==> flow/design.v <==
module NCO #(N = 32)(
  input clk,                  
  input rst,                  
  input [N-1:0] ctrl,         
  output reg [15:0] sin_out   
);
reg [N-1:0] phase;
always @(posedge clk) begin
  if (rst)
    phase <= {N{1'b0}};
  else
    phase <= phase + ctrl;
end
reg [5:0] sin_lut_sel;
reg [15:0] sin_lut_val;
always @(*) begin
  sin_lut_sel <= phase[N-2] ? ~(phase[N-3:N-8]-1'b1) : phase[N-3:N-8];
  if (phase[N-2] & ~|phase[N-3:N-8]) begin
    sin_out <= phase[N-1] ? 16'b10000000_00000001 : 16'b01111111_11111111;
  end else begin
    sin_out <= phase[N-1] ? (~sin_lut_val+1'b1) : sin_lut_val;    
  end
  case(sin_lut_sel)
    6'h00 : sin_lut_val <= 16'h0000;
    6'h01 : sin_lut_val <= 16'h0324;
    6'h02 : sin_lut_val <= 16'h0648;
    6'h03 : sin_lut_val <= 16'h096A;
    6'h04 : sin_lut_val <= 16'h0C8C;
    6'h05 : sin_lut_val <= 16'h0FAB;
    6'h06 : sin_lut_val <= 16'h12C8;
    6'h07 : sin_lut_val <= 16'h15E2;
    6'h08 : sin_lut_val <= 16'h18F9;
    6'h09 : sin_lut_val <= 16'h1C0B;
    6'h0A : sin_lut_val <= 16'h1F1A;
    6'h0B : sin_lut_val <= 16'h2223;
    6'h0C : sin_lut_val <= 16'h2528;
    6'h0D : sin_lut_val <= 16'h2826;
    6'h0E : sin_lut_val <= 16'h2B1F;
    6'h0F : sin_lut_val <= 16'h2E11;
    6'h10 : sin_lut_val <= 16'h30FB;
    6'h11 : sin_lut_val <= 16'h33DF;
    6'h12 : sin_lut_val <= 16'h36BA;
    6'h13 : sin_lut_val <= 16'h398C;
    6'h14 : sin_lut_val <= 16'h3C56;
    6'h15 : sin_lut_val <= 16'h3F17;
    6'h16 : sin_lut_val <= 16'h41CE;
    6'h17 : sin_lut_val <= 16'h447A;
    6'h18 : sin_lut_val <= 16'h471C;
    6'h19 : sin_lut_val <= 16'h49B4;
    6'h1A : sin_lut_val <= 16'h4C3F;
    6'h1B : sin_lut_val <= 16'h4EBF;
    6'h1C : sin_lut_val <= 16'h5133;
    6'h1D : sin_lut_val <= 16'h539B;
    6'h1E : sin_lut_val <= 16'h55F5;
    6'h1F : sin_lut_val <= 16'h5842;
    6'h20 : sin_lut_val <= 16'h5A82;
    6'h21 : sin_lut_val <= 16'h5CB3;
    6'h22 : sin_lut_val <= 16'h5ED7;
    6'h23 : sin_lut_val <= 16'h60EB;
    6'h24 : sin_lut_val <= 16'h62F1;
    6'h25 : sin_lut_val <= 16'h64E8;
    6'h26 : sin_lut_val <= 16'h66CF;
    6'h27 : sin_lut_val <= 16'h68A6;
    6'h28 : sin_lut_val <= 16'h6A6D;
    6'h29 : sin_lut_val <= 16'h6C23;
    6'h2A : sin_lut_val <= 16'h6DC9;
    6'h2B : sin_lut_val <= 16'h6F5E;
    6'h2C : sin_lut_val <= 16'h70E2;
    6'h2D : sin_lut_val <= 16'h7254;
    6'h2E : sin_lut_val <= 16'h73B5;
    6'h2F : sin_lut_val <= 16'h7504;
    6'h30 : sin_lut_val <= 16'h7641;
    6'h31 : sin_lut_val <= 16'h776B;
    6'h32 : sin_lut_val <= 16'h7884;
    6'h33 : sin_lut_val <= 16'h7989;
    6'h34 : sin_lut_val <= 16'h7A7C;
    6'h35 : sin_lut_val <= 16'h7B5C;
    6'h36 : sin_lut_val <= 16'h7C29;
    6'h37 : sin_lut_val <= 16'h7CE3;
    6'h38 : sin_lut_val <= 16'h7D89;
    6'h39 : sin_lut_val <= 16'h7E1D;
    6'h3A : sin_lut_val <= 16'h7E9C;
    6'h3B : sin_lut_val <= 16'h7F09;
    6'h3C : sin_lut_val <= 16'h7F61;
    6'h3D : sin_lut_val <= 16'h7FA6;
    6'h3E : sin_lut_val <= 16'h7FD8;
    6'h3F : sin_lut_val <= 16'h7FF5;
  endcase
end
endmodule
module Chirp #(N = 32)(
  input clk,
  input rst,
  input [7:0] delay,           
  input reverse,               
  input [N-1:0] min_ctrl,      
  input [N-1:0] max_ctrl,      
  input [N-1:0] inc_rate,      
  input [N-1:0] div_rate,      
  output reg nco_reset,        
  output reg [N-1:0] nco_ctrl  
);
wire [N-1:0] stt_ctrl;
wire [N-1:0] end_ctrl;
wire end_flag;
assign stt_ctrl = reverse ? max_ctrl : min_ctrl;
assign end_ctrl = reverse ? min_ctrl : max_ctrl;
assign end_flag = reverse ? (nco_ctrl <= end_ctrl) : (nco_ctrl >= end_ctrl);
reg [N-1:0] rate_count;
reg [7:0] delay_count;
always @(posedge clk) begin
  if (rst) begin
    rate_count <= {N{1'b0}};
    delay_count <= 4'b0;
    nco_reset <= 1'b1;
    nco_ctrl <= {N{1'b0}};
  end else begin
    if (end_flag) begin
      nco_ctrl <= stt_ctrl;
      rate_count <= rate_count + 1'b1;
    end else if (rate_count >= div_rate) begin
      nco_ctrl <= reverse ? nco_ctrl - inc_rate : nco_ctrl + inc_rate;
      rate_count <= {N{1'b0}};
    end else
      rate_count <= rate_count + 1'b1;
    if (end_flag) begin
      if (delay_count >= delay)
        delay_count <= 8'b0;
      else
        delay_count <= delay_count + 1'b1;
    end
    nco_reset <= |delay_count;
  end
end
endmodule
module WaveGenerator #(N = 32, M = 16)(
  input clk,
  input rst,
  input chirp_reverse,             
  input [7:0] chirp_delay,         
  input [N-1:0] chirp_min_ctrl,    
  input [N-1:0] chirp_max_ctrl,    
  input [N-1:0] chirp_inc_rate,    
  input [N-1:0] chirp_div_rate,    
  output reg [M-1:0] waveform     
);
reg nco_reset;
reg [N-1:0] nco_ctrl;
wire chirp_nco_reset;
wire [N-1:0] chirp_nco_ctrl;
wire [15:0] sin_out;
always @(posedge clk) begin
  nco_ctrl <= chirp_nco_ctrl;
  nco_reset <= chirp_nco_reset;
  waveform <= sin_out;
end
NCO #(.N(N)) NCO0 (
  .clk     ( clk       ),  
  .rst     ( nco_reset ),  
  .ctrl    ( nco_ctrl  ),  
  .sin_out ( sin_out   )  
);
Chirp #(.N(N)) Chirp0 (
  .clk       ( clk             ),  
  .rst       ( rst             ),  
  .delay     ( chirp_delay     ),  
  .reverse   ( chirp_reverse   ),  
  .min_ctrl  ( chirp_min_ctrl  ),  
  .max_ctrl  ( chirp_max_ctrl  ),  
  .inc_rate  ( chirp_inc_rate  ),  
  .div_rate  ( chirp_div_rate  ),  
  .nco_reset ( chirp_nco_reset ),  
  .nco_ctrl  ( chirp_nco_ctrl  )   
);
endmodule
## Step by step through the tools: WaveGenerator

Tool output for the design above, in the order of the flow.
Line numbers count from 1 in the design file above.
Operators: Yosys type, input widths -> output width; for muxes data width and select width s.
Library cell names are shortened.
Not given: -

| design | value |
|---|---|
| top | WaveGenerator |
| clock port | clk |
| library | sky130hd |
| timing corner | tt_025C_1v80 |

## Word-level counts

Counts by Yosys on the flattened word-level netlist (proc, flatten, opt, wreduce; memories kept). Register bits leave out memories and registers merged into their read ports (data or address). Print and check cells are left out. Cells with the same type and inputs are merged into one.
Memory sizes are those after Yosys's memory passes, which may raise the word count (mostly to a power of two), join words into wider ones and drop unused or constant bits.

| bit counts | value |
|---|---|
| input bits | 139 |
| output and inout port bits | 16 |
| memory bits (read-only) | 960 |
| elaborated cells | 40 |
| memories kept | 1 |
| register bits after elaboration | 154 |

| cells by class | value |
|---|---|
| add/subtract/negate cells | 7 |
| magnitude comparators | 4 |
| reduce/logical cells | 4 |
| bitwise operators | 3 |
| muxes and demuxes | 13 |

Memory list:

| memory | words | width | rd ports | write ports | RTL line | text |
|---|---|---|---|---|---|---|
| (name not given) | 64 | 15 | 1 | 0 | 23 | `case(sin_lut_sel)` |

Operators with widths:

| operator | number |
|---|---|
| $mux 32 | 7 |
| $add 32x32->32 | 2 |
| $ge 32x32->1 | 2 |
| $mux 16 | 3 |
| $add 32x1->32 const B | 1 |
| $sub 32x32->32 | 1 |
| $le 32x32->1 | 1 |
| $add 16x1->16 const B | 1 |
| $not 16->16 | 1 |
| $add 8x1->8 const B | 1 |
| $ge 8x8->1 | 1 |
| $reduce_or 8->1 | 1 |
| $mux 8 | 1 |
| $sub 6x1->6 const B | 1 |
| $not 6->6 | 1 |
| $reduce_or 6->1 | 1 |
| $mux 6 | 1 |
| $reduce_bool 2->1 | 1 |
| $and 1x1->1 | 1 |
| $logic_not 1->1 | 1 |
| $mux 1 | 1 |

## Depth

Depth = most cells in a row (Yosys ltp): at word level without a register or memory, in the mapped netlist without a sequential cell, where the memories' decode and read muxes count.

| depth | value |
|---|---|
| depth in word-level cells | 4 |
| ABC_AREA | 0 |
| gate-level depth with buffers | 21 |

## Netlist

The flow's flattened synthesis, as Yosys stat reports it; memories are mapped. The netlist is that of the ABC_AREA named above (0 if unset); the other value can give another one.

Cell types:

| type | number | total area (um^2) |
|---|---|---|
| dfxtp_1 | 154 | 3.08E+03 |
| ha_1 | 155 | 1939.36 |
| mux2i_1 | 67 | 670.643 |
| xnor2_1 | 76 | 665.638 |
| nor2_1 | 163 | 611.837 |
| a211oi_1 | 77 | 578.054 |
| a21oi_1 | 109 | 545.523 |
| nand2_1 | 116 | 435.418 |
| xor2_1 | 40 | 350.336 |
| o21ai_0 | 68 | 340.326 |
| inv_1 | 90 | 337.824 |
| a21o_1 | 44 | 330.317 |
| nand3_1 | 51 | 255.245 |
| nor2b_1 | 40 | 250.24 |
| nor3_1 | 49 | 245.235 |
| clkbuf_1 | 41 | 153.898 |
| a31oi_1 | 24 | 150.144 |
| and3_1 | 18 | 112.608 |

Not listed: further types 68, cells in them 304.

| mapped netlist | value |
|---|---|
| standard cells after synthesis | 1686 |
| area of sequential cells | 3083.0 um^2 |
| flip-flops | 154 |
| cell area after synthesis | 13456.7 um^2 |

The figures by module come from a second, unflattened synthesis with its own total; it is not the netlist above.

| unflattened totals | value |
|---|---|
| cells (unflattened synthesis) | 1742 |
| area (unflattened synthesis) | 13875.8 um^2 |

Each row is one instance without its submodules.

By module:

| module | area (um^2) | sequential area (um^2) | cells | times used |
|---|---|---|---|---|
| Chirp #(N=32) | 7842.5 | 1461.4 | 1001 | 1 |
| NCO #(N=32) | 5052.3 | 640.6 | 692 | 1 |
| WaveGenerator | 980.9 | 980.9 | 49 | 1 |

## Timing after synthesis

OpenSTA on the mapped netlist: ideal clock, no wires. The path of least setup slack (recovery checks aside). Input and output delay are each 20% of the period. Register names are those of the netlist, which keeps one name where synthesis merged equal registers.

| timing path post-synthesis | value |
|---|---|
| path type | input port to flip-flop |
| start point | in chirp_reverse |
| end point | reg Chirp0.nco_ctrl[9] |
| external input delay | 1.200 ns |
| path delay | 4.129 ns |
| stages on the path | 16 |
| data arrival time | 5.243 ns |
| required time | 5.914 ns |
| clock period | 6.0 ns |
| library setup time | 0.086 ns |
| launch time at the first pin | 1.200 ns |
| slack | 0.672 ns |
| synthesis period reached | 5.328 ns |

"path delay" is the arrival time less input delay plus setup time.
"stages on the path": output pins that drive a net of the path, with the launching flip-flop's if there is one; two outputs of one cell count as two.
"synthesis period reached" = period - worst setup slack (recovery checks aside). The figure is calculated, with input and output delays left at 20% of the set period.
The rows between start and end are the longest chain of elaborated cells between them; the timing report does not say that the signal goes this way. Where chains are equally long, one stands for them.
Each line given opens the expression or statement behind the cell; cells for indexed reads and writes are added by Yosys, which also makes memories of some case tables.
A register here has more assigning lines than the two given.

| on the way, post-synthesis | value |
|---|---|
| path through | clkbuf_1 > clkbuf_1 > buf_1 > clkbuf_1 > mux2i_1 > ha_1 > nor2b_1 > o211ai_1 > a21oi_1 > o311a_1 > or4_1 > nand2_1 > clkbuf_1 > buf_1 > a211oi_1 > a211oi_1 |
| cells in the longest elaborated chain | 4 |

Ends and longest elaborated chain, post-synthesis:

| element | RTL line | text |
|---|---|---|
| start: declaration | 139 | `input chirp_reverse,` |
| $mux 32 | 107 | `assign end_ctrl = reverse ? min_ctrl : max_ctrl;` |
| $ge 32x32->1 | 108 | `assign end_flag = reverse ? (nco_ctrl <= end_ctrl) : (nco_ctrl >= end_ctrl);` |
| $mux 1 | 108 |  |
| $mux 32 | 118 | `if (end_flag) begin` |
| end: assignment | 119 | `nco_ctrl <= stt_ctrl;` |
| end: assignment | 122 | `nco_ctrl <= reverse ? nco_ctrl - inc_rate : nco_ctrl + inc_rate;` |
| end: declaration | 101 | `output reg [N-1:0] nco_ctrl` |

## Timing after layout

From the final timing report of run 2: the path of least setup slack in the routed layout; clock arrival at registers is part of the times.

| timing path after layout | value |
|---|---|
| path type | input port to flip-flop |
| start point | in chirp_inc_rate[8] |
| end point | reg Chirp0.nco_ctrl[29] |
| clock period | 6.0 ns |
| slack | 1.49 ns |
| data arrival time | 4.91 ns |
| stages on the path | 16 |
| library setup time | 0.05 ns |
| launch time at the first pin | 1.20 ns |
| external input delay | 1.20 ns |
| required time | 6.40 ns |

The rows between start and end are the longest chain of elaborated cells between them; the timing report does not say that the signal goes this way. Where chains are equally long, one stands for them.
A register here has more assigning lines than the two given.

| on the way, after layout | value |
|---|---|
| path through | buf_2 > or4_4 > nor3_4 > nand3_2 > nor2_4 > a31oi_1 > xnor2_1 > ha_1 > a21o_1 > a31o_4 > a221oi_4 > a31oi_4 > or2_4 > o311ai_4 > mux2i_1 > o211a_1 |
| cells in the longest elaborated chain | 4 |

Ends and longest elaborated chain, after layout:

| element | RTL line | text |
|---|---|---|
| start: declaration | 143 | `input [N-1:0] chirp_inc_rate,` |
| $add 32x32->32 | 122 | `nco_ctrl <= reverse ? nco_ctrl - inc_rate : nco_ctrl + inc_rate;` |
| $mux 32 | 122 |  |
| $mux 32 | 121 | `end else if (rate_count >= div_rate) begin` |
| $mux 32 | 118 | `if (end_flag) begin` |
| end: assignment | 119 | `nco_ctrl <= stt_ctrl;` |
| end: assignment | 122 |  |
| end: declaration | 101 | `output reg [N-1:0] nco_ctrl` |

Below are 4 stored runs of the flow (Yosys, OpenROAD; platform sky130hd) on WaveGenerator, each with its settings and what was measured, unordered. Constraints: input delay and output delay 20% of the set period each, output load 0.01 pF.
"clock period reached": clock period set for the run, less the worst setup slack. It is reckoned from that one timing run; input and output delays stay at 20% of the period that was set.
"allowed time less slack (worst setup path)": the worst setup path's part of the clock period (all of it between registers, 20% less for each end at a port) less its slack. A launch clock that arrives late makes it longer, a capture clock that arrives late makes it shorter.
"overall power" is the tool's figure for a default switching activity; nothing was simulated.

#### Run 1

| setting | value |
|---|---|
| ABC_AREA | `1` |
| CELL_PAD_IN_SITES_DETAIL_PLACEMENT | `1` |
| CELL_PAD_IN_SITES_GLOBAL_PLACEMENT | `3` |
| CORE_ASPECT_RATIO | `1.77` |
| CORE_MARGIN | `7` |
| CORE_UTILIZATION | `40` |
| CTS_CLUSTER_DIAMETER | `365` |
| CTS_CLUSTER_SIZE | `12` |
| MAX_ROUTING_LAYER | `met5` |
| MIN_ROUTING_LAYER | `met2` |
| PLACE_DENSITY_LB_ADDON | `0.14` |
| SLEW_MARGIN | `0` |
| TNS_END_PERCENT | `15` |
| period_ns | `6.02` |
| CAP_MARGIN | `20` |

No results, placement failed with FLW-0024.

#### Run 2

| setting | value |
|---|---|
| ABC_AREA | `0` |
| CELL_PAD_IN_SITES_DETAIL_PLACEMENT | `1` |
| CTS_CLUSTER_DIAMETER | `101` |
| MIN_ROUTING_LAYER | `met2` |
| SETUP_SLACK_MARGIN | `1.45` |
| SLEW_MARGIN | `15` |
| TNS_END_PERCENT | `95` |
| period_ns | `6.0` |
| CAP_MARGIN | `20` |
| CORE_MARGIN | `2` |
| CORE_UTILIZATION | `40` |

| result | value |
|---|---|
| post-synthesis cell area | 13456.7 um^2 |
| standard-cell area after layout | 16912.5 um^2 |
| setup TNS | 0.000 ns |
| overall power | 5013 uW |
| die size | 35124.4 um^2 |
| clock period reached | 4.514 ns |
| allowed time less slack (worst setup path) | 3.31 ns |
| worst setup path kind | input port to flip-flop |
| worst hold slack in the final report | 0.332 ns |
| final utilization | 50.7 % |
| worst setup slack after layout | 1.486 ns |

#### Run 3

| setting | value |
|---|---|
| ABC_AREA | `0` |
| CELL_PAD_IN_SITES_DETAIL_PLACEMENT | `1` |
| CTS_CLUSTER_DIAMETER | `159` |
| GPL_TIMING_DRIVEN | `0` |
| MIN_ROUTING_LAYER | `met2` |
| SETUP_SLACK_MARGIN | `1.45` |
| SLEW_MARGIN | `35` |
| TNS_END_PERCENT | `95` |
| period_ns | `6.0` |
| CAP_MARGIN | `20` |
| CORE_MARGIN | `2` |
| CORE_UTILIZATION | `40` |

| result | value |
|---|---|
| post-synthesis cell area | 13456.7 um^2 |
| standard-cell area after layout | 17739.5 um^2 |
| setup TNS | 0.000 ns |
| overall power | 5444 uW |
| die size | 35124.4 um^2 |
| clock period reached | 4.559 ns |
| allowed time less slack (worst setup path) | 4.56 ns |
| worst setup path kind | flip-flop to flip-flop |
| worst hold slack in the final report | 0.328 ns |
| final utilization | 53.2 % |
| worst setup slack after layout | 1.441 ns |

#### Run 4

| setting | value |
|---|---|
| ABC_AREA | `0` |
| CELL_PAD_IN_SITES_GLOBAL_PLACEMENT | `3` |
| CORE_UTILIZATION | `34` |
| MAX_ROUTING_LAYER | `met5` |
| PLACE_DENSITY | `0.76` |
| TNS_END_PERCENT | `20` |
| period_ns | `8.17` |
| CAP_MARGIN | `20` |
| CORE_MARGIN | `2` |
| SLEW_MARGIN | `20` |

| result | value |
|---|---|
| post-synthesis cell area | 13456.7 um^2 |
| standard-cell area after layout | 16090.4 um^2 |
| setup TNS | 0.000 ns |
| overall power | 3511 uW |
| die size | 41186.7 um^2 |
| clock period reached | 6.106 ns |
| allowed time less slack (worst setup path) | 4.47 ns |
| worst setup path kind | input port to flip-flop |
| worst hold slack in the final report | 0.327 ns |
| final utilization | 41.4 % |
| worst setup slack after layout | 2.064 ns |
